==> flow/design.v <==
module PPU (
    input clk,
    input rst,
    input i_en,
    input [32-1:0] data_in,
    input [11:0] scaling_factor,
    output logic[6:0] data_out,
    output logic valid,
    output logic [31:0] data_in_out
);
logic [32 - 1:0] relu_out;
logic [32:0] data_shift;
logic [7:0] data_quant;
logic [8:0] data_temp;
always @(*) begin
    relu_out = (data_in[32 - 1])? 32'd0 : data_in;
    /*verilator lint_off WIDTHEXPAND*/
    /*verilator lint_off WIDTHTRUNC*/
    data_shift = ({relu_out, 1'b0} / scaling_factor);
    /*verilator lint_on WIDTHTRUNC*/
    /*verilator lint_on WIDTHEXPAND*/
    data_temp = (data_shift > 127)? 254 : data_shift[8:0] + {8'b0, data_shift[0]};
end
always @(posedge clk) begin
    if(rst) begin
        valid <= 1'd0;
        data_out <= 7'd0;
        data_in_out <= 32'd0;
    end
    else begin
        valid <= i_en;
        data_out <= (i_en)? data_temp[7:1] : 7'd0;
        data_in_out <= data_in;
    end
end
endmodule
* Step by step through the tools: PPU
Module PPU before and after one edit of its RTL, step after step.
Lines under "original" count in the file above, lines under "edited" in the edited file.
"difference" is "edited" less "original", of the values as shown; "relative change" is that difference over "original", in percent.
Operators carry their Yosys type and port widths (W data, S select, Z words).
A cell with - has no value.
- Top module :: PPU
- Clock :: clk
- Cell library :: sky130hd
- Library corner :: tt_025C_1v80

* The edit
The edit as a unified diff against the file above.
This change comes from a script, not from a designer. The edited design behaves differently; no optimisation was intended.
#+begin_src diff
@@ -25,12 +25,11 @@
     if(rst) begin
         valid <= 1'd0;
-        data_out <= 7'd0;
         data_in_out <= 32'd0;
     end
     else begin
         valid <= i_en;
-        data_out <= (i_en)? data_temp[7:1] : 7'd0;
         data_in_out <= data_in;
     end
 end
+always @(*) data_out = (i_en)? data_temp[7:1] : 7'd0;
 endmodule
#+end_src

* Elaborated design
Counts by Yosys on the flattened word-level netlist (proc, flatten, opt, wreduce; memories kept). Register bits leave out memories and registers merged into their read ports (data or address). Print and check cells are left out. Cells with the same type and inputs are merged into one.
** Word-level totals
- output and inout bits :: original 40, edited 40, difference 0, relative change 0.00%
- elaborated cells :: original 10, edited 8, difference -2, relative change -20.00%
- register bits :: original 40, edited 33, difference -7, relative change -17.50%
- input port bits :: original 47, edited 47, difference 0, relative change 0.00%
** Operators by class
- muxes and demuxes :: original 2, edited 3, difference +1, relative change +50.00%
- divide/modulo/power cells :: original 1, edited 1, difference 0, relative change 0.00%
- reductions and logical operators :: original 1, edited 0, difference -1, relative change -100.00%
- $lt $le $gt $ge :: original 1, edited 1, difference 0, relative change 0.00%
- add/subtract/negate cells :: original 1, edited 1, difference 0, relative change 0.00%
- bitwise gates (word level) :: original 1, edited 0, difference -1, relative change -100.00%
** Operator list
- $not A1 Y1 :: original 1, edited 0, difference -1, relative change -100.00%
- $reduce_or A2 Y1 :: original 1, edited 0, difference -1, relative change -100.00%
- $mux W7 :: original 0, edited 1, difference +1
- $add A8 B1 Y8 :: original 1, edited 1, difference 0, relative change 0.00%
- $div A33 B12 Y33 :: original 1, edited 1, difference 0, relative change 0.00%
- $gt A33 B7 Y1 const B :: original 1, edited 1, difference 0, relative change 0.00%
- $mux W31 :: original 1, edited 1, difference 0, relative change 0.00%
- $mux W8 :: original 1, edited 1, difference 0, relative change 0.00%

* Depth
Yosys ltp: most cells in a row. Word level: on the elaborated netlist, between registers, memories and ports. Mapped: between sequential cells and ports; inverters and the memories' decode and read muxes count.
** Logic depth
- depth in word-level cells :: original 4, edited 5, difference +1, relative change +25.00%
- ABC_AREA :: original 0, edited 0
- mapped depth :: original 495, edited 509, difference +14, relative change +2.83%
- depth with buffers taken out :: original 450, edited 472, difference +22, relative change +4.89%

* Netlist
Yosys stat after the flow's synthesis: flattened, memories mapped to cells. It holds for the ABC_AREA given above (unset counts as 0); a run with the other value may have another netlist.
** Synthesis totals
- cell count :: original 3358, edited 3238, difference -120, relative change -3.57%
- mapped area (um^2) :: original 23749.0, edited 22925.7, difference -823.3, relative change -3.47%
- buffers :: original 81, edited 85, difference +4, relative change +4.94%
- sequential area (um^2) :: original 800.8, edited 660.6, difference -140.2, relative change -17.51%
- flip-flops :: original 40, edited 33, difference -7, relative change -17.50%
** Cell types
- sky130_fd_sc_hd__nor2_1 :: original 324, edited 281, difference -43, relative change -13.27%
- sky130_fd_sc_hd__a21o_1 :: original 91, edited 62, difference -29, relative change -31.87%
- sky130_fd_sc_hd__xor2_1 :: original 77, edited 51, difference -26, relative change -33.77%
- sky130_fd_sc_hd__mux2_2 :: original 60, edited 84, difference +24, relative change +40.00%
- sky130_fd_sc_hd__and2_1 :: original 22, edited 39, difference +17, relative change +77.27%
- sky130_fd_sc_hd__nand2_1 :: original 281, edited 265, difference -16, relative change -5.69%
- sky130_fd_sc_hd__buf_2 :: original 9, edited 25, difference +16, relative change +177.78%
- sky130_fd_sc_hd__nor2b_1 :: original 94, edited 108, difference +14, relative change +14.89%
- sky130_fd_sc_hd__nand2b_1 :: original 31, edited 45, difference +14, relative change +45.16%
- sky130_fd_sc_hd__nand4_1 :: original 53, edited 40, difference -13, relative change -24.53%
- sky130_fd_sc_hd__a21oi_1 :: original 201, edited 213, difference +12, relative change +5.97%
- sky130_fd_sc_hd__o21ai_0 :: original 157, edited 145, difference -12, relative change -7.64%
- sky130_fd_sc_hd__nor3_1 :: original 238, edited 227, difference -11, relative change -4.62%
- sky130_fd_sc_hd__nand3_1 :: original 69, edited 80, difference +11, relative change +15.94%
- sky130_fd_sc_hd__and3_1 :: original 34, edited 23, difference -11, relative change -32.35%
- sky130_fd_sc_hd__o21ai_1 :: original 18, edited 29, difference +11, relative change +61.11%
- sky130_fd_sc_hd__mux2i_1 :: original 28, edited 38, difference +10, relative change +35.71%
- sky130_fd_sc_hd__buf_6 :: original 10, edited 0, difference -10, relative change -100.00%
The list need not be complete.

* Timing after synthesis
Path of least setup slack by OpenSTA after synthesis, without wires, with an ideal clock, recovery checks aside; 20% of the period is set as input and as output delay. Where synthesis merged equal registers, the netlist keeps one of their names.
** Path post-synthesis
- path type :: original in2reg, edited in2out
- start :: original in scaling_factor[0], edited in scaling_factor[0]
- end :: original reg data_out[0], edited out data_out[4]
- launch time at the first pin (ns) :: original 24.000, edited 24.000, difference 0.000, relative change 0.00%
- clock period (ns) :: original 120.0, edited 120.0, difference 0.0, relative change 0.00%
- slack (ns) :: original 1.257, edited -23.471, difference -24.728
- external output delay (ns) :: edited 24.000
- arrival time (ns) :: original 118.673, edited 119.471, difference +0.798, relative change +0.67%
- library setup time (ns) :: original 0.070
- delay of the path (ns) :: original 94.743, edited 95.471, difference +0.728, relative change +0.77%
- driving pins on the path :: original 474, edited 486, difference +12, relative change +2.53%
- buffers on the path :: original 48, edited 46, difference -2, relative change -4.17%
- input delay (ns) :: original 24.000, edited 24.000, difference 0.000, relative change 0.00%
- required time (ns) :: original 119.930, edited 96.000, difference -23.930, relative change -19.95%
- period reached after synthesis (ns) :: original 118.743, edited 143.471, difference +24.728, relative change +20.82%
"delay of the path" = arrival - input delay + setup time.
At an output port there is no setup time.
"driving pins on the path" counts driving pins, that of a launching flip-flop among them; a cell with two outputs on the path counts twice.
"period reached after synthesis" is the clock period less the worst setup slack; recovery checks do not enter. This is arithmetic on one report: input and output delays are still those of the set period (20% each).
The rows between start and end are the longest chain of elaborated cells between them; the timing report does not say that the signal goes this way. Where chains are equally long, one stands for them.
Each line given opens the expression or statement behind the cell; cells for indexed reads and writes are added by Yosys, which also makes memories of some case tables.
On the way, post-synthesis, original:
- Cells stage by stage :: sky130_fd_sc_hd__inv_1 -> sky130_fd_sc_hd__ha_1 -> sky130_fd_sc_hd__or4_1 -> sky130_fd_sc_hd__nor4_1 -> sky130_fd_sc_hd__a211oi_1 -> sky130_fd_sc_hd__inv_1 -> sky130_fd_sc_hd__ha_1 -> sky130_fd_sc_hd__o211ai_1 -> sky130_fd_sc_hd__a21oi_1 -> sky130_fd_sc_hd__o21a_1 -> sky130_fd_sc_hd__ha_1 -> sky130_fd_sc_hd__o21a_1 -> sky130_fd_sc_hd__nor4_1 -> sky130_fd_sc_hd__or3_1 -> sky130_fd_sc_hd__buf_2 -> sky130_fd_sc_hd__nor2_1 -> sky130_fd_sc_hd__or2_2 -> sky130_fd_sc_hd__ha_1 -> [... 438 more ...] -> sky130_fd_sc_hd__ha_1 -> sky130_fd_sc_hd__nor2b_1 -> sky130_fd_sc_hd__o21a_1 -> sky130_fd_sc_hd__o21ai_0 -> sky130_fd_sc_hd__nand2b_1 -> sky130_fd_sc_hd__a21oi_1 -> sky130_fd_sc_hd__o21ai_0 -> sky130_fd_sc_hd__a21oi_1 -> sky130_fd_sc_hd__nor2b_1 -> sky130_fd_sc_hd__o21ai_0 -> sky130_fd_sc_hd__o22ai_1 -> sky130_fd_sc_hd__or4_1 -> sky130_fd_sc_hd__o32ai_2 -> sky130_fd_sc_hd__o2111ai_2 -> sky130_fd_sc_hd__ha_1 -> sky130_fd_sc_hd__or2_2 -> sky130_fd_sc_hd__o21a_1 -> sky130_fd_sc_hd__a21oi_1
- Length of the longest elaborated chain :: 3
- Elaborated cells on any way between the ends :: 4
- Source lines of those cells :: 2
- Classes of those cells :: add/sub (1); div (1); compare (1); mux (1)
** RTL lines, path post-synthesis, original
- start, declared :: line 6 : input [11:0] scaling_factor,
- $div A33 B12 Y33 :: line 19 : data_shift = ({relu_out, 1'b0} / scaling_factor);
- $add A8 B1 Y8 :: line 22 : data_temp = (data_shift > 127)? 254 : data_shift[8:0] + {8'b0, data_shift[0]};
- $mux W8 :: line 22
- end, assigned :: line 27 : data_out <= 7'd0;
- end, assigned :: line 32 : data_out <= (i_en)? data_temp[7:1] : 7'd0;
- end, declared :: line 7 : output logic[6:0] data_out,
On the way, post-synthesis, edited:
- Cells stage by stage :: sky130_fd_sc_hd__inv_1 -> sky130_fd_sc_hd__ha_1 -> sky130_fd_sc_hd__o21ai_0 -> sky130_fd_sc_hd__a21oi_1 -> sky130_fd_sc_hd__nand2_1 -> sky130_fd_sc_hd__nor2_1 -> sky130_fd_sc_hd__a21o_1 -> sky130_fd_sc_hd__ha_1 -> sky130_fd_sc_hd__o211ai_1 -> sky130_fd_sc_hd__and2_1 -> sky130_fd_sc_hd__a21o_1 -> sky130_fd_sc_hd__o22a_1 -> sky130_fd_sc_hd__ha_1 -> sky130_fd_sc_hd__a21oi_1 -> sky130_fd_sc_hd__a21boi_0 -> sky130_fd_sc_hd__o21ai_0 -> sky130_fd_sc_hd__nor2b_1 -> sky130_fd_sc_hd__nor2_1 -> [... 450 more ...] -> sky130_fd_sc_hd__o21ai_0 -> sky130_fd_sc_hd__nand2b_1 -> sky130_fd_sc_hd__a21oi_1 -> sky130_fd_sc_hd__nor2b_1 -> sky130_fd_sc_hd__o21ai_0 -> sky130_fd_sc_hd__nand2b_1 -> sky130_fd_sc_hd__a2111oi_0 -> sky130_fd_sc_hd__o21ai_0 -> sky130_fd_sc_hd__a21oi_1 -> sky130_fd_sc_hd__nand4b_1 -> sky130_fd_sc_hd__nor4_1 -> sky130_fd_sc_hd__o2111a_2 -> sky130_fd_sc_hd__inv_2 -> sky130_fd_sc_hd__ha_1 -> sky130_fd_sc_hd__nand2_1 -> sky130_fd_sc_hd__nand2_1 -> sky130_fd_sc_hd__and4_1 -> sky130_fd_sc_hd__a211oi_2
- Length of the longest elaborated chain :: 4
- Elaborated cells on any way between the ends :: 5
- Source lines of those cells :: 3
- Classes of those cells :: add/sub (1); div (1); compare (1); mux (2)
** RTL lines, path post-synthesis, edited
- start, declared :: line 6 : input [11:0] scaling_factor,
- $div A33 B12 Y33 :: line 19 : data_shift = ({relu_out, 1'b0} / scaling_factor);
- $add A8 B1 Y8 :: line 22 : data_temp = (data_shift > 127)? 254 : data_shift[8:0] + {8'b0, data_shift[0]};
- $mux W8 :: line 22
- $mux W7 :: line 34 : always @(*) data_out = (i_en)? data_temp[7:1] : 7'd0;
- end, declared :: line 7 : output logic[6:0] data_out,

* Worst path after layout
From the final timing report of each run of set A: the path of least setup slack in the routed layout; clock arrival at registers is part of the times.
** Path after layout
- path type :: original in2reg, edited in2out
- start :: original in scaling_factor[11], edited in scaling_factor[8]
- end :: original reg data_out[1], edited out data_out[5]
- launch time at the first pin (ns) :: original 24.00, edited 24.00, difference 0.00, relative change 0.00%
- arrival time (ns) :: original 113.93, edited 107.15, difference -6.78, relative change -5.95%
- slack (ns) :: original 6.29, edited -11.15, difference -17.44
- driving pins on the path :: original 451, edited 476, difference +25, relative change +5.54%
- buffers on the path :: original 21, edited 81, difference +60, relative change +285.71%
- external output delay (ns) :: edited 24.00
- clock period (ns) :: original 120.0, edited 120.0, difference 0.0, relative change 0.00%
- input delay (ns) :: original 24.00, edited 24.00, difference 0.00, relative change 0.00%
- required time (ns) :: original 120.22, edited 96.00, difference -24.22, relative change -20.15%
- library setup time (ns) :: original 0.07
The rows between start and end are the longest chain of elaborated cells between them; the timing report does not say that the signal goes this way. Where chains are equally long, one stands for them.
On the way, after layout, original:
- Cells stage by stage :: sky130_fd_sc_hd__clkdlybuf4s50_1 -> sky130_fd_sc_hd__nor4_4 -> sky130_fd_sc_hd__nand4_1 -> sky130_fd_sc_hd__a211oi_1 -> sky130_fd_sc_hd__inv_1 -> sky130_fd_sc_hd__ha_1 -> sky130_fd_sc_hd__o211ai_1 -> sky130_fd_sc_hd__nand2_1 -> sky130_fd_sc_hd__o211a_1 -> sky130_fd_sc_hd__a21oi_1 -> sky130_fd_sc_hd__ha_1 -> sky130_fd_sc_hd__o21a_1 -> sky130_fd_sc_hd__o21ai_2 -> sky130_fd_sc_hd__or3_4 -> sky130_fd_sc_hd__or3_1 -> sky130_fd_sc_hd__nand2_1 -> sky130_fd_sc_hd__ha_1 -> sky130_fd_sc_hd__o21ai_0 -> [... 415 more ...] -> sky130_fd_sc_hd__ha_1 -> sky130_fd_sc_hd__nor2b_1 -> sky130_fd_sc_hd__o21a_1 -> sky130_fd_sc_hd__o21ai_0 -> sky130_fd_sc_hd__nand2b_1 -> sky130_fd_sc_hd__a21oi_1 -> sky130_fd_sc_hd__o21ai_0 -> sky130_fd_sc_hd__a21oi_1 -> sky130_fd_sc_hd__nor2b_1 -> sky130_fd_sc_hd__o21ai_1 -> sky130_fd_sc_hd__o22ai_1 -> sky130_fd_sc_hd__or4_1 -> sky130_fd_sc_hd__o32ai_2 -> sky130_fd_sc_hd__o2111ai_4 -> sky130_fd_sc_hd__ha_1 -> sky130_fd_sc_hd__or2_2 -> sky130_fd_sc_hd__o21a_1 -> sky130_fd_sc_hd__a21oi_1
- Length of the longest elaborated chain :: 3
- Elaborated cells on any way between the ends :: 4
- Source lines of those cells :: 2
- Classes of those cells :: add/sub (1); div (1); compare (1); mux (1)
** RTL lines, path after layout, original
- start, declared :: line 6 : input [11:0] scaling_factor,
- $div A33 B12 Y33 :: line 19 : data_shift = ({relu_out, 1'b0} / scaling_factor);
- $add A8 B1 Y8 :: line 22 : data_temp = (data_shift > 127)? 254 : data_shift[8:0] + {8'b0, data_shift[0]};
- $mux W8 :: line 22
- end, assigned :: line 27 : data_out <= 7'd0;
- end, assigned :: line 32 : data_out <= (i_en)? data_temp[7:1] : 7'd0;
- end, declared :: line 7 : output logic[6:0] data_out,
On the way, after layout, edited:
- Cells stage by stage :: sky130_fd_sc_hd__buf_6 -> sky130_fd_sc_hd__or4_4 -> sky130_fd_sc_hd__nor3_4 -> sky130_fd_sc_hd__nand2_1 -> sky130_fd_sc_hd__a21o_1 -> sky130_fd_sc_hd__ha_4 -> sky130_fd_sc_hd__o211ai_1 -> sky130_fd_sc_hd__buf_4 -> sky130_fd_sc_hd__a211oi_2 -> sky130_fd_sc_hd__a21o_1 -> sky130_fd_sc_hd__o22a_1 -> sky130_fd_sc_hd__ha_4 -> sky130_fd_sc_hd__buf_6 -> sky130_fd_sc_hd__buf_6 -> sky130_fd_sc_hd__a2111oi_4 -> sky130_fd_sc_hd__or4_4 -> sky130_fd_sc_hd__nand2_4 -> sky130_fd_sc_hd__ha_4 -> [... 440 more ...] -> sky130_fd_sc_hd__buf_4 -> sky130_fd_sc_hd__buf_4 -> sky130_fd_sc_hd__buf_4 -> sky130_fd_sc_hd__buf_4 -> sky130_fd_sc_hd__buf_4 -> sky130_fd_sc_hd__buf_4 -> sky130_fd_sc_hd__buf_4 -> sky130_fd_sc_hd__nor4b_4 -> sky130_fd_sc_hd__o32ai_2 -> sky130_fd_sc_hd__nor4_2 -> sky130_fd_sc_hd__o2111a_2 -> sky130_fd_sc_hd__inv_2 -> sky130_fd_sc_hd__ha_4 -> sky130_fd_sc_hd__buf_6 -> sky130_fd_sc_hd__nand4_1 -> sky130_fd_sc_hd__xor2_1 -> sky130_fd_sc_hd__a21oi_2 -> sky130_fd_sc_hd__buf_2
- Length of the longest elaborated chain :: 4
- Elaborated cells on any way between the ends :: 5
- Source lines of those cells :: 3
- Classes of those cells :: add/sub (1); div (1); compare (1); mux (2)
** RTL lines, path after layout, edited
- start, declared :: line 6 : input [11:0] scaling_factor,
- $div A33 B12 Y33 :: line 19 : data_shift = ({relu_out, 1'b0} / scaling_factor);
- $add A8 B1 Y8 :: line 22 : data_temp = (data_shift > 127)? 254 : data_shift[8:0] + {8'b0, data_shift[0]};
- $mux W8 :: line 22
- $mux W7 :: line 34 : always @(*) data_out = (i_en)? data_temp[7:1] : 7'd0;
- end, declared :: line 7 : output logic[6:0] data_out,

* Layout results
Runs of the flow (Yosys, OpenROAD) on both versions; the two runs of a pair have the same settings. The constraints put input and output delay at 20% of the set period each and load the outputs with 0.01 pF.
Flow settings, set A:
- CORE_UTILIZATION :: 40
- period_ns :: 120.0
- CAP_MARGIN :: 20
- CORE_MARGIN :: 2
- SLEW_MARGIN :: 20
** Measured results, set A
- clock period achieved (ns) :: original 113.712, edited 131.148, difference +17.436, relative change +15.33%
- worst hold slack in the final report (ns) :: original 24.289, edited 23.968, difference -0.321
- die outline area (um^2) :: original 61338.0, edited 59246.0, difference -2092.0, relative change -3.41%
- synthesis area (um^2) :: original 23749.0, edited 22925.7, difference -823.3, relative change -3.47%
- final setup TNS (ns) :: original 0.000, edited -77.324, difference -77.324
- utilization in the final report (%) :: original 45.7, edited 74.4, difference +28.7
- setup slack of the worst path (ns) :: original 6.288, edited -11.148, difference -17.436
Flow settings, set B:
- CAP_MARGIN :: 25
- CELL_PAD_IN_SITES_GLOBAL_PLACEMENT :: 0
- CORE_UTILIZATION :: 27
- CTS_CLUSTER_DIAMETER :: 39
- GPL_TIMING_DRIVEN :: 0
- MAX_ROUTING_LAYER :: met4
- PLACE_DENSITY :: 0.61
- SETUP_SLACK_MARGIN :: 5.0
- period_ns :: 127.0
- CORE_MARGIN :: 2
- SLEW_MARGIN :: 20
** Measured results, set B
- clock period achieved (ns) :: original 117.480, edited 139.106, difference +21.626, relative change +18.41%
- worst hold slack in the final report (ns) :: original 25.676, edited 25.489, difference -0.187
- die outline area (um^2) :: original 90348.3, edited 87258.2, difference -3090.1, relative change -3.42%
- synthesis area (um^2) :: original 23749.0, edited 22925.7, difference -823.3, relative change -3.47%
- final setup TNS (ns) :: original 0.000, edited -83.978, difference -83.978
- utilization in the final report (%) :: original 33.4, edited 44.6, difference +11.2
- setup slack of the worst path (ns) :: original 9.520, edited -12.106, difference -21.626
By "clock period achieved" is meant the clock period of the run minus its worst setup slack. This is arithmetic on one report: input and output delays are still those of the set period (20% each).
